==> flow/design.v <==
`timescale 1ns / 1ps
module bpm_from_interval(
    input [31:0] counter, 			   
	 input wire [7:0] default_bpm,   
    output wire [7:0] counted_bpm   
    );
	assign counted_bpm = (counter < 32'd23529 ) ? 254 :  
								(counter < 32'd23622 ) ? 253 :  
								(counter < 32'd23715 ) ? 252 :  
								(counter < 32'd23809 ) ? 251 : 
								(counter < 32'd23904 ) ? 250 :
								(counter < 32'd24000 ) ? 249 :
								(counter < 32'd24096 ) ? 248 :
								(counter < 32'd24193 ) ? 247 :
								(counter < 32'd24291 ) ? 246 :
								(counter < 32'd24390 ) ? 245 :
								(counter < 32'd24489 ) ? 244 :
								(counter < 32'd24590 ) ? 243 :
								(counter < 32'd24691 ) ? 242 :
								(counter < 32'd24793 ) ? 241 :
								(counter < 32'd24896 ) ? 240 :
								(counter < 32'd25000 ) ? 239 :
								(counter < 32'd25104 ) ? 238 :
								(counter < 32'd25210 ) ? 237 :
								(counter < 32'd25316 ) ? 236 :
								(counter < 32'd25423 ) ? 235 :
								(counter < 32'd25531 ) ? 234 :
								(counter < 32'd25641 ) ? 233 :
								(counter < 32'd25751 ) ? 232 :
								(counter < 32'd25862 ) ? 231 :
								(counter < 32'd25974 ) ? 230 :
								(counter < 32'd26086 ) ? 229 :
								(counter < 32'd26200 ) ? 228 :
								(counter < 32'd26315 ) ? 227 :
								(counter < 32'd26431 ) ? 226 :
								(counter < 32'd26548 ) ? 225 :
								(counter < 32'd26666 ) ? 224 :
								(counter < 32'd26785 ) ? 223 :
								(counter < 32'd26905 ) ? 222 :
								(counter < 32'd27027 ) ? 221 :
								(counter < 32'd27149 ) ? 220 :
								(counter < 32'd27272 ) ? 219 :
								(counter < 32'd27397 ) ? 218 :
								(counter < 32'd27522 ) ? 217 :
								(counter < 32'd27649 ) ? 216 :
								(counter < 32'd27777 ) ? 215 :
								(counter < 32'd27906 ) ? 214 :
								(counter < 32'd28037 ) ? 213 :
								(counter < 32'd28169 ) ? 212 :
								(counter < 32'd28301 ) ? 211 :
								(counter < 32'd28436 ) ? 210 :
								(counter < 32'd28571 ) ? 209 :
								(counter < 32'd28708 ) ? 208 :
								(counter < 32'd28846 ) ? 207 :
								(counter < 32'd28985 ) ? 206 :
								(counter < 32'd29126 ) ? 205 :
								(counter < 32'd29268 ) ? 204 :
								(counter < 32'd29411 ) ? 203 :
								(counter < 32'd29556 ) ? 202 :
								(counter < 32'd29702 ) ? 201 :
								(counter < 32'd29850 ) ? 200 :
								(counter < 32'd30000 ) ? 199 :
								(counter < 32'd30150 ) ? 198 :
								(counter < 32'd30303 ) ? 197 :
								(counter < 32'd30456 ) ? 196 :
								(counter < 32'd30612 ) ? 195 :
								(counter < 32'd30769 ) ? 194 :
								(counter < 32'd30927 ) ? 193 :
								(counter < 32'd31088 ) ? 192 :
								(counter < 32'd31250 ) ? 191 :
								(counter < 32'd31413 ) ? 190 :
								(counter < 32'd31578 ) ? 189 :
								(counter < 32'd31746 ) ? 188 :
								(counter < 32'd31914 ) ? 187 :
								(counter < 32'd32085 ) ? 186 :
								(counter < 32'd32258 ) ? 185 :
								(counter < 32'd32432 ) ? 184 :
								(counter < 32'd32608 ) ? 183 :
								(counter < 32'd32786 ) ? 182 :
								(counter < 32'd32967 ) ? 181 :
								(counter < 32'd33149 ) ? 180 :
								(counter < 32'd33333 ) ? 179 :
								(counter < 32'd33519 ) ? 178 :
								(counter < 32'd33707 ) ? 177 :
								(counter < 32'd33898 ) ? 176 :
								(counter < 32'd34090 ) ? 175 :
								(counter < 32'd34285 ) ? 174 :
								(counter < 32'd34482 ) ? 173 :
								(counter < 32'd34682 ) ? 172 :
								(counter < 32'd34883 ) ? 171 :
								(counter < 32'd35087 ) ? 170 :
								(counter < 32'd35294 ) ? 169 :
								(counter < 32'd35502 ) ? 168 :
								(counter < 32'd35714 ) ? 167 :
								(counter < 32'd35928 ) ? 166 :
								(counter < 32'd36144 ) ? 165 :
								(counter < 32'd36363 ) ? 164 :
								(counter < 32'd36585 ) ? 163 :
								(counter < 32'd36809 ) ? 162 :
								(counter < 32'd37037 ) ? 161 :
								(counter < 32'd37267 ) ? 160 :
								(counter < 32'd37500 ) ? 159 :
								(counter < 32'd37735 ) ? 158 :
								(counter < 32'd37974 ) ? 157 :
								(counter < 32'd38216 ) ? 156 :
								(counter < 32'd38461 ) ? 155 :
								(counter < 32'd38709 ) ? 154 :
								(counter < 32'd38961 ) ? 153 :
								(counter < 32'd39215 ) ? 152 :
								(counter < 32'd39473 ) ? 151 :
								(counter < 32'd39735 ) ? 150 :
								(counter < 32'd40000 ) ? 149 :
								(counter < 32'd40268 ) ? 148 :
								(counter < 32'd40540 ) ? 147 :
								(counter < 32'd40816 ) ? 146 :
								(counter < 32'd41095 ) ? 145 :
								(counter < 32'd41379 ) ? 144 :
								(counter < 32'd41666 ) ? 143 :
								(counter < 32'd41958 ) ? 142 :
								(counter < 32'd42253 ) ? 141 :
								(counter < 32'd42553 ) ? 140 :
								(counter < 32'd42857 ) ? 139 :
								(counter < 32'd43165 ) ? 138 :
								(counter < 32'd43478 ) ? 137 :
								(counter < 32'd43795 ) ? 136 :
								(counter < 32'd44117 ) ? 135 :
								(counter < 32'd44444 ) ? 134 :
								(counter < 32'd44776 ) ? 133 :
								(counter < 32'd45112 ) ? 132 :
								(counter < 32'd45454 ) ? 131 :
								(counter < 32'd45801 ) ? 130 :
								(counter < 32'd46153 ) ? 129 :
								(counter < 32'd46511 ) ? 128 :
								(counter < 32'd46875 ) ? 127 :
								(counter < 32'd47244 ) ? 126 :
								(counter < 32'd47619 ) ? 125 :
								(counter < 32'd48000 ) ? 124 :
								(counter < 32'd48387 ) ? 123 :
								(counter < 32'd48780 ) ? 122 :
								(counter < 32'd49180 ) ? 121 :
								(counter < 32'd49586 ) ? 120 :
								(counter < 32'd50000 ) ? 119 :
								(counter < 32'd50420 ) ? 118 :
								(counter < 32'd50847 ) ? 117 :
								(counter < 32'd51282 ) ? 116 :
								(counter < 32'd51724 ) ? 115 :
								(counter < 32'd52173 ) ? 114 :
								(counter < 32'd52631 ) ? 113 :
								(counter < 32'd53097 ) ? 112 :
								(counter < 32'd53571 ) ? 111 :
								(counter < 32'd54054 ) ? 110 :
								(counter < 32'd54545 ) ? 109 :
								(counter < 32'd55045 ) ? 108 :
								(counter < 32'd55555 ) ? 107 :
								(counter < 32'd56074 ) ? 106 :
								(counter < 32'd56603 ) ? 105 :
								(counter < 32'd57142 ) ? 104 :
								(counter < 32'd57692 ) ? 103 :
								(counter < 32'd58252 ) ? 102 :
								(counter < 32'd58823 ) ? 101 :
								(counter < 32'd59405 ) ? 100 :
								(counter < 32'd60000 ) ? 99 :
								(counter < 32'd60606 ) ? 98 :
								(counter < 32'd61224 ) ? 97 :
								(counter < 32'd61855 ) ? 96 :
								(counter < 32'd62500 ) ? 95 :
								(counter < 32'd63157 ) ? 94 :
								(counter < 32'd63829 ) ? 93 :
								(counter < 32'd64516 ) ? 92 :
								(counter < 32'd65217 ) ? 91 :
								(counter < 32'd65934 ) ? 90 :
								(counter < 32'd66666 ) ? 89 :
								(counter < 32'd67415 ) ? 88 :
								(counter < 32'd68181 ) ? 87 :
								(counter < 32'd68965 ) ? 86 :
								(counter < 32'd69767 ) ? 85 :
								(counter < 32'd70588 ) ? 84 :
								(counter < 32'd71428 ) ? 83 :
								(counter < 32'd72289 ) ? 82 :
								(counter < 32'd73170 ) ? 81 :
								(counter < 32'd74074 ) ? 80 :
								(counter < 32'd75000 ) ? 79 :
								(counter < 32'd75949 ) ? 78 :
								(counter < 32'd76923 ) ? 77 :
								(counter < 32'd77922 ) ? 76 :
								(counter < 32'd78947 ) ? 75 :
								(counter < 32'd80000 ) ? 74 :
								(counter < 32'd81081 ) ? 73 :
								(counter < 32'd82191 ) ? 72 :
								(counter < 32'd83333 ) ? 71 :
								(counter < 32'd84507 ) ? 70 :
								(counter < 32'd85714 ) ? 69 :
								(counter < 32'd86956 ) ? 68 :
								(counter < 32'd88235 ) ? 67 :
								(counter < 32'd89552 ) ? 66 :
								(counter < 32'd90909 ) ? 65 :
								(counter < 32'd92307 ) ? 64 :
								(counter < 32'd93750 ) ? 63 :
								(counter < 32'd95238 ) ? 62 :
								(counter < 32'd96774 ) ? 61 :
								(counter < 32'd98360 ) ? 60 :
								(counter < 32'd100000 ) ? 59 :
								(counter < 32'd101694 ) ? 58 :
								(counter < 32'd103448 ) ? 57 :
								(counter < 32'd105263 ) ? 56 :
								(counter < 32'd107142 ) ? 55 :
								(counter < 32'd109090 ) ? 54 :
								(counter < 32'd111111 ) ? 53 :
								(counter < 32'd113207 ) ? 52 :
								(counter < 32'd115384 ) ? 51 :
								(counter < 32'd117647 ) ? 50 :
								(counter < 32'd120000 ) ? 49 :
								(counter < 32'd122448 ) ? 48 :
								(counter < 32'd125000 ) ? 47 :
								(counter < 32'd127659 ) ? 46 :
								(counter < 32'd130434 ) ? 45 :
								(counter < 32'd133333 ) ? 44 :
								(counter < 32'd136363 ) ? 43 :
								(counter < 32'd139534 ) ? 42 :
								(counter < 32'd142857 ) ? 41 :
								(counter < 32'd146341 ) ? 40 :
								(counter < 32'd150000 ) ? 39 :
								(counter < 32'd153846 ) ? 38 :
								(counter < 32'd157894 ) ? 37 :
								(counter < 32'd162162 ) ? 36 :
								(counter < 32'd166666 ) ? 35 :
								(counter < 32'd171428 ) ? 34 :
								(counter < 32'd176470 ) ? 33 :
								(counter < 32'd181818 ) ? 32 :
								(counter < 32'd187500 ) ? 31 :
								(counter < 32'd193548 ) ? 30 : default_bpm;
endmodule
`timescale 1ns / 1ps
module bpmcalculator(
	 input wire clk,  		 	 	  
	 input wire rst,  		 	 	  
	 input wire tick,  		 	 	  
    input wire beat, 				  
	 input wire [7:0] default_bpm,  
    output wire [7:0] bpm_out  	  
    );
	parameter SMALLEST_ALLOWABLE_INTERVAL = 32'd23529;
	parameter LONGEST_ALLOWABLE_INTERVAL = 32'd200000;
	parameter STARTING_BPM = 8'd80; 
	reg [31:0] counter; 
	wire [7:0] counted_bpm; 
	reg [7:0] buffer[0:3]; 
	reg [1:0] oldest_index; 
	reg [9:0] bpm_sum; 
	reg prev_beat; 
	assign bpm_out = bpm_sum[9:2]; 
	bpm_from_interval bfi (
    .counter(counter), 
    .default_bpm(default_bpm), 
    .counted_bpm(counted_bpm)
    );
	always @(posedge clk) begin 
		if (rst) begin 
		bpm_sum <= STARTING_BPM*4; 
		buffer[0] <= STARTING_BPM; 
		buffer[1] <= STARTING_BPM; 
		buffer[2] <= STARTING_BPM; 
		buffer[3] <= STARTING_BPM; 
		counter <= 0; 
		oldest_index <= 0; 
		prev_beat <= 0; 
		end else if (!tick) begin 
		end else if ((counter > LONGEST_ALLOWABLE_INTERVAL) ||    
			 (beat && ~prev_beat && (counter >= SMALLEST_ALLOWABLE_INTERVAL)))   
		begin 
			bpm_sum <= bpm_sum + ({2'b00, counted_bpm} - {2'b00, buffer[oldest_index]}); 
			buffer[oldest_index] <= counted_bpm; 
			oldest_index <= (oldest_index == 3) ? 2'd0 : oldest_index+2'd1; 
			prev_beat <= 1; 
			counter <= 0; 
		end else begin 
			counter <= counter + 1; 
			prev_beat <= beat; 
		end 
	end
endmodule
`timescale 1ns / 1ps
module beatmaker(
	 input clk,
	 input rst,
    input signed [15:0] accel,
    output reg beat
    );
	reg signed [15:0] prev_accel; 
	always @(posedge clk) begin 
		if (rst) begin
			beat <= 0; 
			prev_accel <= 0; 
		end else if ( (accel > 10000 && prev_accel < 10000) || (accel < 10000 && prev_accel > 10000) ) begin
			beat <= ~beat;
			prev_accel <= accel;
		end else begin
			prev_accel <= accel;
		end
	end
endmodule
module BPM_lut(lookup, scaler);
	input [7:0] lookup;
	output [19:0] scaler;
	assign scaler =(lookup == 8'd1)   ? 10000 :
						(lookup == 8'd2)   ? 5000  :
						(lookup == 8'd3)   ? 3333  :
						(lookup == 8'd4)   ? 2500  :
						(lookup == 8'd5)   ? 2000  :
						(lookup == 8'd6)   ? 1667  :
						(lookup == 8'd7)   ? 1429  :
						(lookup == 8'd8)   ? 1250  :
						(lookup == 8'd9)   ? 1111  :
						(lookup == 8'd10)  ? 1000  :
						(lookup == 8'd11)  ? 909   :
						(lookup == 8'd12)  ? 833   : 
						(lookup == 8'd13)  ? 769   :
						(lookup == 8'd14)  ? 714   : 
						(lookup == 8'd15)  ? 667   :
						(lookup == 8'd16)  ? 625   :
						(lookup == 8'd17)  ? 588 :
						(lookup == 8'd18)  ? 556 :
						(lookup == 8'd19)  ? 526 : 
						(lookup == 8'd20)  ? 500 :
						(lookup == 8'd21)  ? 476 : 
						(lookup == 8'd22)  ? 455 :
						(lookup == 8'd23)  ? 435 :
						(lookup == 8'd24)  ? 417 :
						(lookup == 8'd25)  ? 400 :
						(lookup == 8'd26)  ? 385 :
						(lookup == 8'd27)  ? 370 :
						(lookup == 8'd28)  ? 357 :
						(lookup == 8'd29)  ? 345 :
						(lookup == 8'd30)  ? 333 : 
						(lookup == 8'd31)  ? 323 : 
						(lookup == 8'd32)  ? 313 :
						(lookup == 8'd33)  ? 303 :
						(lookup == 8'd34)  ? 294 :
						(lookup == 8'd35)  ? 286 :
						(lookup == 8'd36)  ? 278 :
						(lookup == 8'd37)  ? 270 :
						(lookup == 8'd38)  ? 263 :
						(lookup == 8'd39)  ? 256 :
						(lookup == 8'd40)  ? 250 :
						(lookup == 8'd41)  ? 244 :
						(lookup == 8'd42)  ? 238 :
						(lookup == 8'd43)  ? 233 :
						(lookup == 8'd44)  ? 227 :
						(lookup == 8'd45)  ? 222 :
						(lookup == 8'd46)  ? 217 :
						(lookup == 8'd47)  ? 213 :
						(lookup == 8'd48)  ? 208 :
						(lookup == 8'd49)  ? 204 :
						(lookup == 8'd50)  ? 200 :
						(lookup == 8'd51)  ? 196 :
						(lookup == 8'd52)  ? 192 : 
						(lookup == 8'd53)  ? 189 :
						(lookup == 8'd54)  ? 185 : 
						(lookup == 8'd55)  ? 182 :
						(lookup == 8'd56)  ? 179 :
						(lookup == 8'd57)  ? 175 : 
						(lookup == 8'd58)  ? 172 :
						(lookup == 8'd59)  ? 169 :
						(lookup == 8'd60)  ? 167 :
						(lookup == 8'd61)  ? 164 :
						(lookup == 8'd62)  ? 161 :
						(lookup == 8'd63)  ? 159 :
						(lookup == 8'd64)  ? 156 :
						(lookup == 8'd65)  ? 154 :
						(lookup == 8'd66)  ? 152 :
						(lookup == 8'd67)  ? 149 :
						(lookup == 8'd68)  ? 147 :
						(lookup == 8'd69)  ? 145 :
						(lookup == 8'd70)  ? 143 :
						(lookup == 8'd71)  ? 141 :
						(lookup == 8'd72)  ? 139 :
						(lookup == 8'd73)  ? 137 :
						(lookup == 8'd74)  ? 135 :
						(lookup == 8'd75)  ? 133 :
						(lookup == 8'd76)  ? 132 :
						(lookup == 8'd77)  ? 130 :
						(lookup == 8'd78)  ? 128 :
						(lookup == 8'd79)  ? 127 :
						(lookup == 8'd80)  ? 125 :
						(lookup == 8'd81)  ? 123 :
						(lookup == 8'd82)  ? 122 :
						(lookup == 8'd83)  ? 120 :
						(lookup == 8'd84)  ? 119 :
						(lookup == 8'd85)  ? 118 :
						(lookup == 8'd86)  ? 116 :
						(lookup == 8'd87)  ? 115 :
						(lookup == 8'd88)  ? 114 :
						(lookup == 8'd89)  ? 112 :
						(lookup == 8'd90)  ? 111 :
						(lookup == 8'd91)  ? 110 :
						(lookup == 8'd92)  ? 109 :
						(lookup == 8'd93)  ? 108 :
						(lookup == 8'd94)  ? 106 :
						(lookup == 8'd95)  ? 105 :
						(lookup == 8'd96)  ? 104 : 
						(lookup == 8'd97)  ? 103 :
						(lookup == 8'd98)  ? 102 :
						(lookup == 8'd99)  ? 101 :
						(lookup == 8'd100) ? 100 :
						(lookup == 8'd101) ? 99 : 
						(lookup == 8'd102) ? 98 :
						(lookup == 8'd103) ? 97 :
						(lookup == 8'd104) ? 96 :
						(lookup == 8'd105) ? 95 :
						(lookup == 8'd106) ? 94 :
						(lookup == 8'd107) ? 93 :
						(lookup == 8'd108) ? 93 :
						(lookup == 8'd109) ? 92 :
						(lookup == 8'd110) ? 91 :
						(lookup == 8'd111) ? 90 :
						(lookup == 8'd112) ? 89 :
						(lookup == 8'd113) ? 89 :
						(lookup == 8'd114) ? 88 :
						(lookup == 8'd115) ? 87 :
						(lookup == 8'd116) ? 86 :
						(lookup == 8'd117) ? 85 :
						(lookup == 8'd118) ? 85 :
						(lookup == 8'd119) ? 84 :
						(lookup == 8'd120) ? 83 :
						(lookup == 8'd121) ? 83 :
						(lookup == 8'd122) ? 82 :
						(lookup == 8'd123) ? 81 :
						(lookup == 8'd124) ? 81 :
						(lookup == 8'd125) ? 80 :
						(lookup == 8'd126) ? 79 :
						(lookup == 8'd127) ? 79 :
						(lookup == 8'd128) ? 78 :
						(lookup == 8'd129) ? 78 :
						(lookup == 8'd130) ? 77 :
						(lookup == 8'd131) ? 76 :
						(lookup == 8'd132) ? 76 :
						(lookup == 8'd133) ? 75 :
						(lookup == 8'd134) ? 75 :
						(lookup == 8'd135) ? 74 :
						(lookup == 8'd136) ? 74 :
						(lookup == 8'd137) ? 73 :
						(lookup == 8'd138) ? 72 :
						(lookup == 8'd139) ? 72 : 
						(lookup == 8'd140) ? 71 :
						(lookup == 8'd141) ? 71 :
						(lookup == 8'd142) ? 70 :
						(lookup == 8'd143) ? 70 :
						(lookup == 8'd144) ? 69 :
						(lookup == 8'd145) ? 69 :
						(lookup == 8'd146) ? 68 :
						(lookup == 8'd147) ? 68 :
						(lookup == 8'd148) ? 68 :
						(lookup == 8'd149) ? 67 :
						(lookup == 8'd150) ? 67 :
						(lookup == 8'd151) ? 66 :
						(lookup == 8'd152) ? 66 :
						(lookup == 8'd153) ? 65 :
						(lookup == 8'd154) ? 65 :
						(lookup == 8'd155) ? 65 :
						(lookup == 8'd156) ? 64 :
						(lookup == 8'd157) ? 64 :
						(lookup == 8'd158) ? 63 :
						(lookup == 8'd159) ? 63 :
						(lookup == 8'd160) ? 63 :
						(lookup == 8'd161) ? 62 :
						(lookup == 8'd162) ? 62 :
						(lookup == 8'd163) ? 61 :
						(lookup == 8'd164) ? 61 :
						(lookup == 8'd165) ? 61 : 
						(lookup == 8'd166) ? 60 :
						(lookup == 8'd167) ? 60 :
						(lookup == 8'd168) ? 60 :
						(lookup == 8'd169) ? 59 :
						(lookup == 8'd170) ? 59 :
						(lookup == 8'd171) ? 58 :
						(lookup == 8'd172) ? 58 :
						(lookup == 8'd173) ? 58 :
						(lookup == 8'd174) ? 57 :
						(lookup == 8'd175) ? 57 :
						(lookup == 8'd176) ? 57 :
						(lookup == 8'd177) ? 57 :
						(lookup == 8'd178) ? 56 :
						(lookup == 8'd179) ? 56 :
						(lookup == 8'd180) ? 56 :
						(lookup == 8'd181) ? 55 :
						(lookup == 8'd182) ? 55 :
						(lookup == 8'd183) ? 55 :
						(lookup == 8'd184) ? 54 :
						(lookup == 8'd185) ? 54 :
						(lookup == 8'd186) ? 54 :
						(lookup == 8'd187) ? 53 :
						(lookup == 8'd188) ? 53 :
						(lookup == 8'd189) ? 53 :
						(lookup == 8'd190) ? 53 :
						(lookup == 8'd191) ? 52 :
						(lookup == 8'd192) ? 52 :
						(lookup == 8'd193) ? 52 :
						(lookup == 8'd194) ? 52 :
						(lookup == 8'd195) ? 51 : 
						(lookup == 8'd196) ? 51 :
						(lookup == 8'd197) ? 51 :
						(lookup == 8'd198) ? 51 :
						(lookup == 8'd199) ? 50 :
						(lookup == 8'd200) ? 50 :
						(lookup == 8'd201) ? 50 :
						(lookup == 8'd202) ? 50 :
						(lookup == 8'd203) ? 49 :
						(lookup == 8'd204) ? 49 :
						(lookup == 8'd205) ? 49 :
						(lookup == 8'd206) ? 49 :
						(lookup == 8'd207) ? 48 :
						(lookup == 8'd208) ? 48 :
						(lookup == 8'd209) ? 48 :
						(lookup == 8'd210) ? 48 :
						(lookup == 8'd211) ? 47 :
						(lookup == 8'd212) ? 47 :
						(lookup == 8'd213) ? 47 :
						(lookup == 8'd214) ? 47 :
						(lookup == 8'd215) ? 47 :
						(lookup == 8'd216) ? 46 :
						(lookup == 8'd217) ? 46 :
						(lookup == 8'd218) ? 46 :
						(lookup == 8'd219) ? 46 :
						(lookup == 8'd220) ? 45 :
						(lookup == 8'd221) ? 45 : 
						(lookup == 8'd222) ? 45 :
						(lookup == 8'd223) ? 45 :
						(lookup == 8'd224) ? 45 :
						(lookup == 8'd225) ? 44 :
						(lookup == 8'd226) ? 44 :
						(lookup == 8'd227) ? 44 :
						(lookup == 8'd228) ? 44 :
						(lookup == 8'd229) ? 44 :
						(lookup == 8'd230) ? 43 :
						(lookup == 8'd231) ? 43 :
						(lookup == 8'd232) ? 43 :
						(lookup == 8'd233) ? 43 :
						(lookup == 8'd234) ? 43 :
						(lookup == 8'd235) ? 43 :
						(lookup == 8'd236) ? 42 :
						(lookup == 8'd237) ? 42 :
						(lookup == 8'd238) ? 42 :
						(lookup == 8'd239) ? 42 :
						(lookup == 8'd240) ? 42 :
						(lookup == 8'd241) ? 41 :
						(lookup == 8'd242) ? 41 :
						(lookup == 8'd243) ? 41 :
						(lookup == 8'd244) ? 41 :
						(lookup == 8'd245) ? 41 :
						(lookup == 8'd246) ? 41 :
						(lookup == 8'd247) ? 40 :
						(lookup == 8'd248) ? 40 : 
						(lookup == 8'd249) ? 40 :
						(lookup == 8'd250) ? 40 :
						(lookup == 8'd251) ? 40 :
						(lookup == 8'd252) ? 40 :
						(lookup == 8'd253) ? 40 :
						(lookup == 8'd254) ? 39 :
						(lookup == 8'd255) ? 39 :
						  20'hFFFFF;
endmodule
module BPM_prescaler(CLK, RST, TICK, BPM, slowCLK, slowRise);
	input CLK;
	input RST;
	input TICK;	 
	output slowRise;	 
	input [7:0] BPM;
	output reg slowCLK;
	wire [19:0] scaler;
	BPM_lut U1 (BPM, scaler);
	reg [19:0] counter;  
	wire [19:0] counter_inc = counter + 20'd1;
	assign slowRise = !RST && TICK && !slowCLK && (counter_inc >= scaler/2);
	always @ (posedge CLK) begin
		if (RST) begin
			counter <= 0;
			slowCLK <= 0;
		end else if (TICK) begin
		counter <= counter_inc;
		if (counter_inc >= scaler/2) begin
			counter <= 0;
			slowCLK <= ~slowCLK;
		end
		end
	end
endmodule
module  duration_lut (input [3:0] lookup, output [15:0] duration);
	parameter
		BREVE     			= 16'd48000,		 
		SEMIBREVE			= 16'd24000,		 
		DOTTED_MINIM		= 16'd18000,		 
		MINIM					= 16'd12000,		 
		DOTTED_CROTCHET	= 16'd9000,			 
		CROTCHET 			= 16'd6000,			 
		DOTTED_QUAVER 		= 16'd4500,			 
		QUAVER  				= 16'd3000,			 
		TUPLET				= 16'd2000,			 
		SEMIQUAVER			= 16'd1500,			 
		UNDEF					= 16'd1000;			 
	assign duration = (lookup == 4'd1)  ? SEMIQUAVER 	   :
						   (lookup == 4'd2)  ? TUPLET			   :
							(lookup == 4'd3)  ? QUAVER			   :
							(lookup == 4'd4)  ? DOTTED_QUAVER   :
							(lookup == 4'd5)  ? CROTCHET		   :
							(lookup == 4'd6)  ? DOTTED_CROTCHET :
							(lookup == 4'd7)  ? MINIM			   :
							(lookup == 4'd8)  ? DOTTED_MINIM	   :
							(lookup == 4'd9)  ? SEMIBREVE		   :
							(lookup == 4'd10) ? BREVE			   :
							    UNDEF			   ;
endmodule
module timing_controller (CLK, RST, TICK, BPM, MODE, NOTE, START, EN, DONE);
	input 				 CLK; 	 
	input 				 RST; 	 
	input 				 TICK; 	 
	input [1:0]		   MODE;		 
	input [3:0]			NOTE;		 
	input 			  START;     
	input [7:0] 	 	 BPM;		 
	output reg 			  EN;		 
	wire [15:0]	  DURATION;		 
	output reg 			DONE;		 
	reg [15:0] counter;
	parameter
		NORMAL   = 2'b00,
		STACCATO = 2'b01,
		SLURRED  = 2'b10,
		BPM_COMM = 2'b11;
	duration_lut dur_lut_blk (NOTE[3:0],  DURATION);
	wire slowCLK, slowRise;
	BPM_prescaler bpm_pre_blk (CLK, RST, TICK, BPM, slowCLK, slowRise);
	always @ (posedge CLK) begin
		if (RST) begin
			EN 	  <= 1;
			counter <= 0;
			DONE 	  <= 0;
		end else if (slowRise && START) begin
			DONE <= 0;
			counter <= counter + 1;
			case (MODE) 
				NORMAL  : begin if (counter <= DURATION/128*125) EN <= 1; else EN <= 0; end
				STACCATO: begin if (counter <= DURATION/128*102) EN <= 1; else EN <= 0; end
				SLURRED : begin if (counter <= DURATION)         EN <= 1; end
			endcase
			if (counter == DURATION) begin
				counter <= 0;
				DONE <= 1;
			end
		end
	end
endmodule
module sin_lut (input [5:0] lookup, output [7:0] value);
	assign value = (lookup == 6'd0)  ? 128 :
						(lookup == 6'd1)  ? 140 :
						(lookup == 6'd2)  ? 152 :
						(lookup == 6'd3)  ? 165 :
						(lookup == 6'd4)  ? 176 :
						(lookup == 6'd5)  ? 188 :
						(lookup == 6'd6)  ? 198 :
						(lookup == 6'd7)  ? 208 :
						(lookup == 6'd8)  ? 218 :
						(lookup == 6'd9)  ? 226 :
						(lookup == 6'd10) ? 234 :
						(lookup == 6'd11) ? 240 :
						(lookup == 6'd12) ? 245 :
						(lookup == 6'd13) ? 250 :
						(lookup == 6'd14) ? 253 :
						(lookup == 6'd15) ? 254 :
						(lookup == 6'd16) ? 255 :
						(lookup == 6'd17) ? 254 :
						(lookup == 6'd18) ? 253 :
						(lookup == 6'd19) ? 250 :
						(lookup == 6'd20) ? 245 :
						(lookup == 6'd21) ? 240 :
						(lookup == 6'd22) ? 234 :
						(lookup == 6'd23) ? 226 :
						(lookup == 6'd24) ? 218 :
						(lookup == 6'd25) ? 208 :
						(lookup == 6'd26) ? 198 :
						(lookup == 6'd27) ? 188 :
						(lookup == 6'd28) ? 176 : 
						(lookup == 6'd29) ? 165 : 
						(lookup == 6'd30) ? 152 :
						(lookup == 6'd31) ? 140 :
						(lookup == 6'd32) ? 128 :
						(lookup == 6'd33) ? 115 :
						(lookup == 6'd34) ? 103 :
						(lookup == 6'd35) ? 90  :
						(lookup == 6'd36) ? 79  :
						(lookup == 6'd37) ? 67  :
						(lookup == 6'd38) ? 57  : 
						(lookup == 6'd39) ? 47  :
						(lookup == 6'd40) ? 37  :
						(lookup == 6'd41) ? 29  :
						(lookup == 6'd42) ? 21  :
						(lookup == 6'd43) ? 15  :
						(lookup == 6'd44) ? 10  :
						(lookup == 6'd45) ? 5   :
						(lookup == 6'd46) ? 2   :
						(lookup == 6'd47) ? 1   :
						(lookup == 6'd48) ? 0   :
						(lookup == 6'd49) ? 1   :
						(lookup == 6'd50) ? 2   : 
						(lookup == 6'd51) ? 5   :
						(lookup == 6'd52) ? 10  :
						(lookup == 6'd53) ? 15  :
						(lookup == 6'd54) ? 21  :
						(lookup == 6'd55) ? 29  :
						(lookup == 6'd56) ? 37  :
						(lookup == 6'd57) ? 47  :
						(lookup == 6'd58) ? 57  :
						(lookup == 6'd59) ? 67  :
						(lookup == 6'd60) ? 79  : 
						(lookup == 6'd61) ? 90  : 
						(lookup == 6'd62) ? 103 :
						(lookup == 6'd63) ? 115 :
						  0  ;
endmodule
module tone_lut64 (input [5:0] tone, output [13:0] sixty_fourth_period);
	parameter
				REST= 14'd1000,	 
				C3  = 14'd11945,
				C3S = 14'd11275,
				D3  = 14'd10642,
				D3S = 14'd10045,
				E3  = 14'd9481,
				F3  = 14'd8949,
				F3S = 14'd8446,
				G3  = 14'd7972,
				G3S = 14'd7525,
				A3  = 14'd7103,
				A3S = 14'd6704,
				B3  = 14'd6328,
				C4  = 14'd5973,
				C4S = 14'd5638,
				D4  = 14'd5321,
				D4S = 14'd5022,
				E4  = 14'd4741,
				F4  = 14'd4475,
				F4S = 14'd4223,
				G4  = 14'd3986,
				G4S = 14'd3763,
				A4  = 14'd3552,
				A4S = 14'd3352,
				B4  = 14'd3164,
				C5  = 14'd2987,
				C5S = 14'd2819,
				D5  = 14'd2661,
				D5S = 14'd2511,
				E5  = 14'd2370,
				F5  = 14'd2237,
				F5S = 14'd2112,
				G5  = 14'd1993,
				G5S = 14'd1882,
				A5  = 14'd1776,
				A5S = 14'd1676,
				B5  = 14'd1582,
				C6  = 14'd1493,
				C6S = 14'd1410,
				D6  = 14'd1331,
				D6S = 14'd1256,
				E6  = 14'd1185,
				F6  = 14'd1119,
				F6S = 14'd1056,
				G6  = 14'd997,
				G6S = 14'd941,
				A6  = 14'd888,
				A6S = 14'd838,
				B6  = 14'd791;
	assign sixty_fourth_period =
										(tone == 6'd0)  ? REST:
									   (tone == 6'd1)  ? C3  :
									   (tone == 6'd2)  ? C3S :
									   (tone == 6'd3)  ? D3  :
										(tone == 6'd4)  ? D3S :
										(tone == 6'd5)  ? E3  :
										(tone == 6'd6)  ? F3  :
										(tone == 6'd7)  ? F3S :
										(tone == 6'd8)  ? G3  :
										(tone == 6'd9)  ? G3S :
										(tone == 6'd10)  ? A3  :
										(tone == 6'd11) ? A3S :
										(tone == 6'd12) ? B3  :
										(tone == 6'd13) ? C4  :
										(tone == 6'd14) ? C4S :
										(tone == 6'd15) ? D4  :
										(tone == 6'd16) ? D4S :
										(tone == 6'd17) ? E4  :
										(tone == 6'd18) ? F4  :
										(tone == 6'd19) ? F4S :
										(tone == 6'd20) ? G4  :
										(tone == 6'd21) ? G4S :
										(tone == 6'd22) ? A4  :
										(tone == 6'd23) ? A4S :
										(tone == 6'd24) ? B4  :
										(tone == 6'd25) ? C5  :
										(tone == 6'd26) ? C5S :
										(tone == 6'd27) ? D5  :
										(tone == 6'd28) ? D5S :
										(tone == 6'd29) ? E5  :
										(tone == 6'd30) ? F5  :
										(tone == 6'd31) ? F5S :
										(tone == 6'd32) ? G5  :
										(tone == 6'd33) ? G5S :
										(tone == 6'd34) ? A5  :
										(tone == 6'd35) ? A5S :
										(tone == 6'd36) ? B5  :
										(tone == 6'd37) ? C6  :
										(tone == 6'd38) ? C6S :
										(tone == 6'd39) ? D6  :
										(tone == 6'd40) ? D6S :
										(tone == 6'd41) ? E6  :
										(tone == 6'd42) ? F6  :
										(tone == 6'd43) ? F6S :
										(tone == 6'd44) ? G6  :
										(tone == 6'd45) ? G6S :
										(tone == 6'd46) ? A6  :
										(tone == 6'd47) ? A6S :
										(tone == 6'd48) ? B6  :
										   0 ;
endmodule
module pwm (input CLK, input RST, input [7:0] duty, input [3:0] VOL, output P);
	reg [11:0] counter;
	reg [11:0] latched_comp;
	assign P = (counter[11:0] < latched_comp) ? 1 : 0;
	always @ (posedge CLK) begin
		if (RST) begin
		counter <= 0;
		latched_comp <= 0;
		end else begin
		counter <= counter + 1;
		if (counter == 12'hFFF) begin
			latched_comp <= VOL*duty;
		end
		end
	end	
endmodule
module tone(CLK, RST, TONE, EN, VOL, P);
	input 				 CLK;		 
	input 				 RST;		 
	input 		[5:0] TONE; 	 
	input					  EN;		 
	input			[3:0]  VOL;		 
	output 					P;		 
	reg [5:0] lookup_value;		 
	wire [13:0] 	 period;			 
	wire [7:0] 	  duty_cmp;
	reg [13:0] 		counter;			 
	parameter TONE_MAX = 6'd48;
	pwm pwm_block (CLK, RST, duty_cmp, VOL, P);
	tone_lut64 tone_lut_block (TONE, period);
	sin_lut sin_lut_block (lookup_value, duty_cmp);
	parameter counter_max = 14'd11945;
	always @(posedge CLK) begin
		if (RST) begin
			counter <= 0;
			lookup_value <= 0;
		end else if (EN && (VOL != 4'h0) && (TONE != 6'd0 && TONE <= TONE_MAX)) begin
			counter <= counter + 1;
			if (counter > counter_max) counter <= 0;
			if (counter >= period) begin
				counter <= 14'd0;
				lookup_value <= lookup_value + 1;
			end	
		end
	end
endmodule
module byte_to_BCD(input [7:0] bin, output reg [11:0] BCD);
   reg [19:0] shift;
   integer i;
   always @(*)
   begin
      shift[19:8] = 0;
      shift[7:0] = bin;
      for (i=0; i<8; i=i+1) begin
         if (shift[11:8] >= 5)
            shift[11:8] = shift[11:8] + 3;
         if (shift[15:12] >= 5)
            shift[15:12] = shift[15:12] + 3;
         if (shift[19:16] >= 5)
            shift[19:16] = shift[19:16] + 3;
         shift = shift << 1;
      end
		BCD[11:0] = shift[19:8];
   end
endmodule
module bcdtoseg(nLT, nRBI, A3, A2, A1, A0, nBI,
				nRBO, nA, nB, nC, nD, nE, nF, nG);
	input  nLT, nRBI, A3, A2, A1, A0, nBI;
	output nRBO, nA, nB, nC, nD, nE, nF, nG;
	wire  [3:0] SEGIN;
	reg   [6:0] nSEGOUT;
	assign   SEGIN[3] = A3;
	assign   SEGIN[2] = A2;
	assign   SEGIN[1] = A1;
	assign   SEGIN[0] = A0;
	assign   nA = nSEGOUT[6];
	assign   nB = nSEGOUT[5];
	assign   nC = nSEGOUT[4];
	assign   nD = nSEGOUT[3];
	assign   nE = nSEGOUT[2];
	assign   nF = nSEGOUT[1];
	assign   nG = nSEGOUT[0];
	assign nRBO = ~(~nBI || (~nRBI && (SEGIN == 4'd0) && nLT));
	always @ (nRBO or nLT or SEGIN) begin
		if (~nRBO) begin
			nSEGOUT = ~7'b0000000; 
		end else if (~nLT) begin
			nSEGOUT = ~7'b1111111; 
		end else begin 
			case (SEGIN)
				4'd0:     nSEGOUT = ~7'b1111110; 
				4'd1:     nSEGOUT = ~7'b0110000;
				4'd2:     nSEGOUT = ~7'b1101101;
				4'd3:     nSEGOUT = ~7'b1111001;
				4'd4:     nSEGOUT = ~7'b0110011;
				4'd5:     nSEGOUT = ~7'b1011011;
				4'd6:     nSEGOUT = ~7'b1011111;
				4'd7:     nSEGOUT = ~7'b1110000;
				4'd8:     nSEGOUT = ~7'b1111111;
				4'd9:     nSEGOUT = ~7'b1111011;
				4'hF:		 nSEGOUT = ~7'b1100111;	 
				default:  nSEGOUT = ~7'b0000000;
			endcase
		end
	end
endmodule
module display(CLK, RST, BPM, PLAY, SEGA, SEGD);
	input 			CLK;		 
	input 			RST;		 
	input [7:0]		BPM;		 
	input 		  PLAY;		 
	output reg [3:0] 	SEGA; 		 
	output [7:0] 	SEGD; 		    
	wire [11:0] BCD;
	reg [3:0]			CURRENT_DIG; 
	byte_to_BCD btb_blk (BPM, BCD);
	bcdtoseg seg_disp_blk (1'b1, 1'b1, CURRENT_DIG[3], CURRENT_DIG[2], CURRENT_DIG[1], CURRENT_DIG[0], 1'b1,  
				, SEGD[7], SEGD[6], SEGD[5], SEGD[4], SEGD[3], SEGD[2], SEGD[1]);
	assign SEGD[0] = 1;
	reg [16:0] waveCount;
	wire [16:0] waveNext = waveCount + 17'd1;
	parameter
		KHZ_WAVE = 17'd100000,  
		DISP_D0  = ~4'b0001,
		DISP_D1  = ~4'b0010,
		DISP_D2  = ~4'b0100,
		DISP_D3  = ~4'b1000,
		DISP_OFF = ~4'b0000;
	always @(posedge CLK) begin
		if (RST) begin
		waveCount <= 0;
		SEGA <= ~4'h0;
		CURRENT_DIG[3:0] <= 4'h0;
		end else begin
		waveCount <= waveNext;
	if (waveNext < KHZ_WAVE/4) begin
			if (~PLAY)  begin
				SEGA <= DISP_D0;
				CURRENT_DIG <= 4'hF;
			end else begin
				SEGA <= DISP_OFF;
				CURRENT_DIG <= 4'd0;
			end
		end else if (waveNext < KHZ_WAVE/2) begin
			SEGA <= DISP_D1;
			CURRENT_DIG <= BCD[11:8];
		end else if (waveNext < KHZ_WAVE*3/4) begin
			SEGA <= DISP_D2;
			CURRENT_DIG <= BCD[7:4];
		end else if (waveNext < KHZ_WAVE)begin
			SEGA <= DISP_D3;
			CURRENT_DIG <= BCD[3:0];		
		end else 
			waveCount <= 0;
		end
	end
endmodule
`timescale 1ns / 1ps
module double_thermometer(
    input signed [15:0] accel,
    output wire [7:0] out
    );
	 assign out = 	(accel == 16'd0)     ? 8'b00011000 :
						(accel < -16'd24576) ? 8'b10000000 : 
						(accel < -16'd16384) ? 8'b01000000 : 
						(accel < -16'd8192 ) ? 8'b00100000 : 
						(accel <  16'd0    ) ? 8'b00010000 : 
						(accel <  16'd8192 ) ? 8'b00001000 : 
						(accel <  16'd16384) ? 8'b00000100 : 
						(accel <  16'd24576) ? 8'b00000010 : 8'b00000001;
endmodule
`timescale 1ns / 1ps
module audio_core(
	input clk,          
	input rst,          
	input tick,         
	input tick_1m,      
	input [15:0] accel_z,     
	input accel_valid,        
	output wire beat,   
	output [7:0] LED,   
	input PB_PLY, 	     
	input [3:0]  VOL,	  
	output P,		     
	output [3:0] SEGA,  
	output [7:0] SEGD,  
	output [7:0] BPM,   
	input [15:0] DATA,	  
	output note_req,      
	output song_end       
	);
	parameter
		NORMAL   = 2'b00,
		STACCATO = 2'b01,
		SLURRED  = 2'b10,
		BPM_COMM = 2'b11;
	reg [15:0] accel_out;        
	wire  [1:0] MODE;    
	wire  [3:0] NOTE;	   
	wire  [5:0] TONE;	   
	wire        DONE;   
	wire 	  END_SONG;
	wire 			  EN;
	reg PLAY;
	wire [7:0] DEFAULT_BPM = 8'd80;  
	reg LATCH_PB_PLY;      
	always @(posedge clk) begin
		if (rst) begin
			PLAY <= 0;
			LATCH_PB_PLY <= 0;
		end else begin
			if (PB_PLY && ~LATCH_PB_PLY)
				PLAY <= ~PLAY;
			LATCH_PB_PLY <= PB_PLY;
		end
	end
	always @ (posedge clk) begin
		if (rst)
			accel_out <= 0;
		else if (accel_valid)
			accel_out <= accel_z; 
	end
	assign MODE 	 = (DATA[15:14] == BPM_COMM) ? NORMAL :  DATA[15:14];
	assign NOTE 	 = (DATA[15:14] == BPM_COMM) ? 4'b0	 :  DATA[3:0];
	assign TONE 	 = DATA[13:8];
	assign END_SONG = PLAY && (DATA[15:14] == BPM_COMM) && (DATA[7:0] == 0);
	assign song_end = END_SONG;
	assign note_req = DONE & PLAY;
	double_thermometer LED_display (
		.accel(accel_out), 
		.out(LED)
		);
	beatmaker bm (
		 .clk(clk), 
		 .rst(rst),
		 .accel(accel_out), 
		 .beat(beat)
		 );
	bpmcalculator bpmcalc (
		.clk(clk), 
		.rst(rst),
		.tick(tick),
		.beat(beat), 
		.default_bpm(DEFAULT_BPM),
		.bpm_out(BPM)
	);
	timing_controller timing_ctrl_blk (clk, rst, tick_1m, BPM, MODE, NOTE, PLAY, EN, DONE);
	display  disp_blk (clk, rst, BPM, PLAY, SEGA, SEGD);
	tone     tone_blk (clk, rst, TONE, EN & PLAY ,VOL, P);
endmodule
==> reports on audio_core <==
======== From RTL to reports: audio_core ========
Module audio_core before and after one edit of its RTL, step after step.
Lines under "original" count in the file above, lines under "edited" in the edited file.
"change": "edited" minus "original" as printed here. "relative change": 100 x difference / "original".
Library cell names are shortened.
The mark - stands for no value.
inputs
  design top .............................. audio_core
  clock ................................... clk
  standard-cell library ................... sky130hd
  library corner .......................... tt_025C_1v80

======== Diff ========
The edit as a unified diff against the file above.
The edit is scripted: it alters the design's behaviour and was not made to optimise anything.
begin of diff
@@ -72,5 +72,4 @@
 								(counter < 32'd31578 ) ? 189 :
 								(counter < 32'd31746 ) ? 188 :
-								(counter < 32'd31914 ) ? 187 :
 								(counter < 32'd32085 ) ? 186 :
 								(counter < 32'd32258 ) ? 185 :
end of diff

======== Word level ========
Yosys after proc, flatten, opt, wreduce and memory -nomap, before mapping. Print and check cells are not counted. Equal cells are merged and count once.
Yosys's memory passes give these memory sizes; they may raise the number of words (mostly to a power of two), join words into wider ones and drop unused or constant bits.
word-level totals
  item                       original  edited  change  relative change (%)
  register bits              188       188     0       0.00
  latch bits                 0         0       0       -
  bits in writable memories  32        32      0       0.00
  memory bits (read-only)    112       112     0       0.00
  memories kept              2         2       0       0.00
cells by class
  item                       original  edited  change  relative change (%)
  $add $sub $neg             28        28      0       0.00
  $mul                       3         3       0       0.00
  divide/modulo/power cells  0         0       0       -
  $lt $le $gt $ge            268       267     -1      -0.37
  equal/unequal tests        383       383     0       0.00
  shift operators            0         0       0       -
  mux-type cells             675       674     -1      -0.15
  bitwise operators          7         7       0       0.00
  reduce/logical cells       32        32      0       0.00
operator list
  kind                                                                original  edited  change  relative change (%)
  two-way mux 8 bit                                                   171       170     -1      -0.58
  < comparator 32 x 15 -> 1 bit (second input constant)               72        71      -1      -1.39
  two-way mux 20 bit                                                  256       256     0       0.00
  two-way mux 7 bit                                                   129       129     0       0.00
  equality test 8 bit (second input constant)                         128       128     0       0.00
  < comparator 32 x 16 -> 1 bit (second input constant)               92        92      0       0.00
  equality test 8 x 7 -> 1 bit (second input constant)                64        64      0       0.00
  equality test 6 bit (second input constant)                         49        49      0       0.00
  < comparator 32 x 17 -> 1 bit (second input constant)               46        46      0       0.00
  equality test 6 x 5 -> 1 bit (second input constant)                32        32      0       0.00
  equality test 8 x 6 -> 1 bit (second input constant)                32        32      0       0.00
  two-way mux 14 bit                                                  26        26      0       0.00
  two-way mux 4 bit                                                   25        25      0       0.00
  equality test 6 x 4 -> 1 bit (second input constant)                16        16      0       0.00
  equality test 8 x 5 -> 1 bit (second input constant)                16        16      0       0.00
  greater-or-equal comparator 4 x 3 -> 1 bit (second input constant)  15        15      0       0.00
  < comparator 32 x 18 -> 1 bit (second input constant)               15        15      0       0.00
  logical AND 1 bit                                                   14        14      0       0.00
  two-way mux 1 bit                                                   12        12      0       0.00
  two-way mux 11 bit                                                  12        12      0       0.00
  adder 4 x 2 -> 4 bit (second input constant)                        11        11      0       0.00
  two-way mux 16 bit                                                  11        11      0       0.00
  two-way mux 2 bit                                                   9         9       0       0.00
  equality test 6 x 3 -> 1 bit (second input constant)                8         8       0       0.00
  equality test 8 x 4 -> 1 bit (second input constant)                8         8       0       0.00
  two-way mux 12 bit                                                  8         8       0       0.00
  two-way mux 10 bit                                                  5         5       0       0.00
  two-way mux 3 bit                                                   5         5       0       0.00
Not every row of either side is listed.

======== Longest topological paths ========
Longest topological path by Yosys (ltp), each cell counted once; first at word level (registers and memories cut), then after technology mapping (sequential cells cut; the memories' decode and read muxes count).
depth
  item                     original  edited  change  relative change (%)
  depth after elaboration  260       260     0       0.00
  ABC_AREA                 0         0       -       -
  mapped depth             33        33      0       0.00

======== Synthesis result ========
The flow's flattened synthesis, as Yosys stat reports it; memories are mapped. The netlist is that of the ABC_AREA named above (0 if unset); the other value can give another one.
mapped netlist
  item                             original  edited    change  relative change (%)
  standard cells after synthesis   3,930     3,930     0       0.00
  cell area after synthesis (um2)  28,109.5  27,711.6  -397.9  -1.42
  sequential area (um2)            4,904.7   4,904.7   0.0     0.00
  flip-flop cells                  229       229       0       0.00
  buffer cells                     296       280       -16     -5.41
cell types
  cell type  original  edited  change  relative change (%)
  nor2_1     410       455     +45     +10.98
  nand2b_1   73        44      -29     -39.73
  nand2_1    334       359     +25     +7.49
  xor2_1     51        76      +25     +49.02
  a21oi_1    367       390     +23     +6.27
  or3_1      45        27      -18     -40.00
  o22ai_1    28        44      +16     +57.14
  o31ai_1    37        24      -13     -35.14
  a22o_1     23        10      -13     -56.52
  nor2b_1    72        61      -11     -15.28
  and3_1     35        46      +11     +31.43
  nand3_1    114       124     +10     +8.77
  a2111oi_0  20        10      -10     -50.00
  nor3_1     93        102     +9      +9.68
  o31a_1     13        4       -9      -69.23
  a21o_1     58        50      -8      -13.79
  nor4_1     38        30      -8      -21.05
  a211o_1    17        9       -8      -47.06
Not every row of either side is listed.
By module: a second synthesis without flattening, with its own total; a netlist apart from the flattened one above.
second synthesis, totals
  item                                original  edited    change  relative change (%)
  cells (unflattened synthesis)       4,109     4,084     -25     -0.61
  area (unflattened synthesis) (um2)  30,050.1  30,277.8  +227.7  +0.76
Each row is one instance without its submodules.
by module, original
  module             instances  cells  area (um2)  sequential area (um2)
  bpm_from_interval  1          1,107  6,185.9     0.0
  bpmcalculator      1          446    4,357.9     1,901.8
  timing_controller  1          491    4,267.8     360.3
  BPM_lut            1          522    3,054.2     0.0
  pwm                1          252    2,104.5     480.5
  BPM_prescaler      1          233    1,785.5     420.4
  display            1          205    1,781.7     500.5
  tone               1          168    1,378.8     400.4
  tone_lut64         1          168    1,151.1     0.0
  byte_to_BCD        1          151    1,076.0     0.0
  sin_lut            1          126    823.3       0.0
  audio_core         1          72     714.4       360.3
  beatmaker          1          61     679.4       340.3
  bcdtoseg           1          41     296.5       0.0
original: Modules not listed: 2.
by module, edited
  module             instances  cells  area (um2)  sequential area (um2)
  bpm_from_interval  1          1,082  6,413.7     0.0
  bpmcalculator      1          446    4,357.9     1,901.8
  timing_controller  1          491    4,267.8     360.3
  BPM_lut            1          522    3,054.2     0.0
  pwm                1          252    2,104.5     480.5
  BPM_prescaler      1          233    1,785.5     420.4
  display            1          205    1,781.7     500.5
  tone               1          168    1,378.8     400.4
  tone_lut64         1          168    1,151.1     0.0
  byte_to_BCD        1          151    1,076.0     0.0
  sin_lut            1          126    823.3       0.0
  audio_core         1          72     714.4       360.3
  beatmaker          1          61     679.4       340.3
  bcdtoseg           1          41     296.5       0.0
edited: Modules not listed: 2.

======== Timing after synthesis ========
OpenSTA on the mapped netlist: ideal clock, no wires. The path of least setup slack (recovery checks aside). Input and output delay are each 20% of the period. Register names are those of the netlist, which keeps one name where synthesis merged equal registers.
timing path post-synthesis
  item                                 original                     edited                       change  relative change (%)
  path type                            input port to flip-flop      input port to flip-flop      -       -
  from                                 input port DATA[0]           input port DATA[0]           -       -
  to                                   register timing_ctrl_blk.EN  register timing_ctrl_blk.EN  -       -
  period (ns)                          10.0                         10.0                         0.0     0.00
  setup time (ns)                      0.122                        0.106                        -0.016  -
  arrival time (ns)                    7.723                        7.904                        +0.181  +2.34
  data required time (ns)              9.878                        9.894                        +0.016  +0.16
  path slack (ns)                      2.154                        1.990                        -0.164  -
  path delay (ns)                      5.845                        6.010                        +0.165  +2.82
  driving pins on the path             27                           27                           0       0.00
  path buffers                         1                            1                            0       0.00
  period reached after synthesis (ns)  7.846                        8.01                         +0.164  +2.09
"path delay" = arrival - input delay + setup time.
"driving pins on the path" counts driving pins, that of a launching flip-flop among them; a cell with two outputs on the path counts twice.
"period reached after synthesis" is the clock period less the worst setup slack; recovery checks do not enter. This is arithmetic on one report: input and output delays are still those of the set period (20% each).
Between the ends stands the longest chain of elaborated cells between them, by number of cells; it is not shown to be the way that was timed. Of several equally long chains one is given.
A line is the first line of the expression or statement that the cell stems from. Yosys adds cells for indexed reads and writes and turns some case tables into memories.
A register here has more assigning lines than the two given.
between the ends, post-synthesis, original
  path through ............................ clkbuf_1 nor2_1 nand2_1 a211oi_1 inv_1 fa_1 fa_1 inv_1 fa_1 inv_1 fa_1 ha_1 o21ai_0 a21oi_1 o21ai_0 a21oi_1 o21ai_0 a21oi_1 o21a_1 nor2_1 o21ai_0 xnor2_1 ha_1 nand4_1 or3_1 a21oi_1 o31ai_1
  cells in the longest elaborated chain ... 16
  elaborated cells between the ends (all ways) .. 32
  RTL lines with such cells ............... 15
  those cells by class .................... 2 x mul; 3 x compare; 11 x eq/ne; 15 x mux; 1 x reduce/logical
ends and longest elaborated chain, post-synthesis, original
  item                                       RTL line  text
  start: declaration                         1009      input [15:0] DATA,
  two-way mux 4 bit                          1045      assign NOTE = (DATA[15:14] == BPM_COMM) ? 4'b0 : DATA[3:0];
  equality test 4 bit                        609       (lookup == 4'd10) ? BREVE :
  two-way mux 16 bit                         609
  two-way mux 16 bit                         608       (lookup == 4'd9) ? SEMIBREVE :
  two-way mux 16 bit                         607       (lookup == 4'd8) ? DOTTED_MINIM :
  two-way mux 16 bit                         606       (lookup == 4'd7) ? MINIM :
  two-way mux 16 bit                         605       (lookup == 4'd6) ? DOTTED_CROTCHET :
  (+2 left out)                              -
  two-way mux 16 bit                         602       (lookup == 4'd3) ? QUAVER :
  two-way mux 16 bit                         601       (lookup == 4'd2) ? TUPLET :
  two-way mux 16 bit                         600       assign duration = (lookup == 4'd1) ? SEMIQUAVER :
  multiplier 9 x 6 -> 15 bit                 642       STACCATO: begin if (counter <= DURATION/128*102) EN <= 1; else EN <= 0; end
  less-or-equal comparator 16 x 32 -> 1 bit  642
  two-way mux 1 bit                          642
  parallel mux 1 bit (select 3 bit)          640       case (MODE)
  end: assignment                            641       NORMAL : begin if (counter <= DURATION/128*125) EN <= 1; else EN <= 0; end
  end: assignment                            642
  end: declaration                           620       output reg EN;
between the ends, post-synthesis, edited
  path through ............................ clkbuf_1 nor2_1 nand2_1 a211oi_1 inv_1 fa_1 fa_1 inv_1 fa_1 inv_1 fa_1 ha_1 o21ai_0 a21oi_1 o21ai_0 a21oi_1 o21ai_0 nand2_1 a21o_1 a21oi_1 xor2_1 ha_1 a21o_1 a21o_1 a2111oi_0 o21ai_0 o311ai_0
  cells in the longest elaborated chain ... 16
  elaborated cells between the ends (all ways) .. 32
  RTL lines with such cells ............... 15
  those cells by class .................... 2 x mul; 3 x compare; 11 x eq/ne; 15 x mux; 1 x reduce/logical
ends and longest elaborated chain, post-synthesis, edited
  item                                       RTL line  text
  start: declaration                         1008      input [15:0] DATA,
  two-way mux 4 bit                          1044      assign NOTE = (DATA[15:14] == BPM_COMM) ? 4'b0 : DATA[3:0];
  equality test 4 bit                        608       (lookup == 4'd10) ? BREVE :
  two-way mux 16 bit                         608
  two-way mux 16 bit                         607       (lookup == 4'd9) ? SEMIBREVE :
  two-way mux 16 bit                         606       (lookup == 4'd8) ? DOTTED_MINIM :
  two-way mux 16 bit                         605       (lookup == 4'd7) ? MINIM :
  two-way mux 16 bit                         604       (lookup == 4'd6) ? DOTTED_CROTCHET :
  (+2 left out)                              -
  two-way mux 16 bit                         601       (lookup == 4'd3) ? QUAVER :
  two-way mux 16 bit                         600       (lookup == 4'd2) ? TUPLET :
  two-way mux 16 bit                         599       assign duration = (lookup == 4'd1) ? SEMIQUAVER :
  multiplier 9 x 6 -> 15 bit                 641       STACCATO: begin if (counter <= DURATION/128*102) EN <= 1; else EN <= 0; end
  less-or-equal comparator 16 x 32 -> 1 bit  641
  two-way mux 1 bit                          641
  parallel mux 1 bit (select 3 bit)          639       case (MODE)
  end: assignment                            640       NORMAL : begin if (counter <= DURATION/128*125) EN <= 1; else EN <= 0; end
  end: assignment                            641
  end: declaration                           619       output reg EN;

======== Path in the finished layout ========
Path of least setup slack in the final report of each run of pair A (OpenROAD, finished layout, wires in). Where an end is a register, its clock arrival counts in the times.
timing path post-layout
  item                      original                     edited                       change  relative change (%)
  path type                 input port to flip-flop      input port to flip-flop      -       -
  from                      input port DATA[1]           input port DATA[0]           -       -
  to                        register timing_ctrl_blk.EN  register timing_ctrl_blk.EN  -       -
  period (ns)               8.64                         8.64                         0.00    0.00
  setup time (ns)           0.08                         0.10                         +0.02   -
  arrival time (ns)         8.27                         8.42                         +0.15   +1.81
  data required time (ns)   9.14                         9.13                         -0.01   -0.11
  path slack (ns)           0.87                         0.72                         -0.15   -
  driving pins on the path  27                           30                           +3      +11.11
  path buffers              1                            2                            +1      +100.00
Between the ends stands the longest chain of elaborated cells between them, by number of cells; it is not shown to be the way that was timed. Of several equally long chains one is given.
A register here has more assigning lines than the two given.
between the ends, post-layout, original
  path through ............................ clkdlybuf4s50_1 nor2_1 nand2b_1 a21boi_0 or2_2 fa_1 fa_1 inv_1 fa_1 inv_1 fa_1 ha_1 o21ai_0 a21oi_1 o21ai_0 a21oi_1 o21ai_0 a21oi_1 o21a_1 nor2_1 o21ai_0 xnor2_1 ha_1 nand4_1 o41ai_1 a21oi_1 o31ai_1
  cells in the longest elaborated chain ... 16
  elaborated cells between the ends (all ways) .. 32
  RTL lines with such cells ............... 15
  those cells by class .................... 2 x mul; 3 x compare; 11 x eq/ne; 15 x mux; 1 x reduce/logical
ends and longest elaborated chain, post-layout, original
  item                                       RTL line  text
  start: declaration                         1009      input [15:0] DATA,
  two-way mux 4 bit                          1045      assign NOTE = (DATA[15:14] == BPM_COMM) ? 4'b0 : DATA[3:0];
  equality test 4 bit                        609       (lookup == 4'd10) ? BREVE :
  two-way mux 16 bit                         609
  two-way mux 16 bit                         608       (lookup == 4'd9) ? SEMIBREVE :
  two-way mux 16 bit                         607       (lookup == 4'd8) ? DOTTED_MINIM :
  two-way mux 16 bit                         606       (lookup == 4'd7) ? MINIM :
  two-way mux 16 bit                         605       (lookup == 4'd6) ? DOTTED_CROTCHET :
  (+2 left out)                              -
  two-way mux 16 bit                         602       (lookup == 4'd3) ? QUAVER :
  two-way mux 16 bit                         601       (lookup == 4'd2) ? TUPLET :
  two-way mux 16 bit                         600       assign duration = (lookup == 4'd1) ? SEMIQUAVER :
  multiplier 9 x 6 -> 15 bit                 642       STACCATO: begin if (counter <= DURATION/128*102) EN <= 1; else EN <= 0; end
  less-or-equal comparator 16 x 32 -> 1 bit  642
  two-way mux 1 bit                          642
  parallel mux 1 bit (select 3 bit)          640       case (MODE)
  end: assignment                            641       NORMAL : begin if (counter <= DURATION/128*125) EN <= 1; else EN <= 0; end
  end: assignment                            642
  end: declaration                           620       output reg EN;
between the ends, post-layout, edited
  path through ............................ clkdlybuf4s50_1 nand2b_1 nand2b_1 a21boi_0 or2_2 buf_4 ha_1 ha_1 inv_1 fa_1 fa_1 inv_1 ha_1 nor2b_1 o21ai_0 a21oi_1 o21ai_0 a21oi_1 o21ai_0 nand2_1 a21o_1 a21oi_1 o21ai_0 xnor2_1 ha_1 nand4_1 a211oi_1 a2111oi_0 o21ai_0 o311ai_0
  cells in the longest elaborated chain ... 16
  elaborated cells between the ends (all ways) .. 32
  RTL lines with such cells ............... 15
  those cells by class .................... 2 x mul; 3 x compare; 11 x eq/ne; 15 x mux; 1 x reduce/logical
ends and longest elaborated chain, post-layout, edited
  item                                       RTL line  text
  start: declaration                         1008      input [15:0] DATA,
  two-way mux 4 bit                          1044      assign NOTE = (DATA[15:14] == BPM_COMM) ? 4'b0 : DATA[3:0];
  equality test 4 bit                        608       (lookup == 4'd10) ? BREVE :
  two-way mux 16 bit                         608
  two-way mux 16 bit                         607       (lookup == 4'd9) ? SEMIBREVE :
  two-way mux 16 bit                         606       (lookup == 4'd8) ? DOTTED_MINIM :
  two-way mux 16 bit                         605       (lookup == 4'd7) ? MINIM :
  two-way mux 16 bit                         604       (lookup == 4'd6) ? DOTTED_CROTCHET :
  (+2 left out)                              -
  two-way mux 16 bit                         601       (lookup == 4'd3) ? QUAVER :
  two-way mux 16 bit                         600       (lookup == 4'd2) ? TUPLET :
  two-way mux 16 bit                         599       assign duration = (lookup == 4'd1) ? SEMIQUAVER :
  multiplier 9 x 6 -> 15 bit                 641       STACCATO: begin if (counter <= DURATION/128*102) EN <= 1; else EN <= 0; end
  less-or-equal comparator 16 x 32 -> 1 bit  641
  two-way mux 1 bit                          641
  parallel mux 1 bit (select 3 bit)          639       case (MODE)
  end: assignment                            640       NORMAL : begin if (counter <= DURATION/128*125) EN <= 1; else EN <= 0; end
  end: assignment                            641
  end: declaration                           619       output reg EN;

======== Measured runs ========
Both versions went through the flow (Yosys, OpenROAD) with the same settings in each pair. Constraints: input delay and output delay 20% of the set period each, output load 0.01 pF.
settings, pair A
  CORE_UTILIZATION ........................ 35
  PLACE_DENSITY ........................... 0.55
  period_ns ............................... 8.64
  CAP_MARGIN .............................. 20
  CORE_MARGIN ............................. 2
  SLEW_MARGIN ............................. 20
final reports, pair A
  item                                   original  edited    change    relative change (%)
  synthesis area (um2)                   28,109.5  27,711.6  -397.9    -1.42
  overall die area (um2)                 82,595.9  81,441.7  -1,154.2  -1.40
  standard-cell area after layout (um2)  31,036.0  30,915.9  -120.1    -0.39
  utilization after layout (%)           39.2      39.3      +0.1      -
  smallest setup slack (ns)              0.869     0.719     -0.150    -
  setup TNS (ns)                         0.000     0.000     0.000     -
  overall power (mW)                     3.171     3.249     +0.078    +2.46
  achieved clock period (ns)             7.771     7.921     +0.150    +1.93
"achieved clock period": clock period set for the run, less the worst setup slack. It is reckoned from that one timing run; input and output delays stay at 20% of the period that was set.
"overall power" rests on the timing tool's default activity at the inputs, not on a simulated workload.
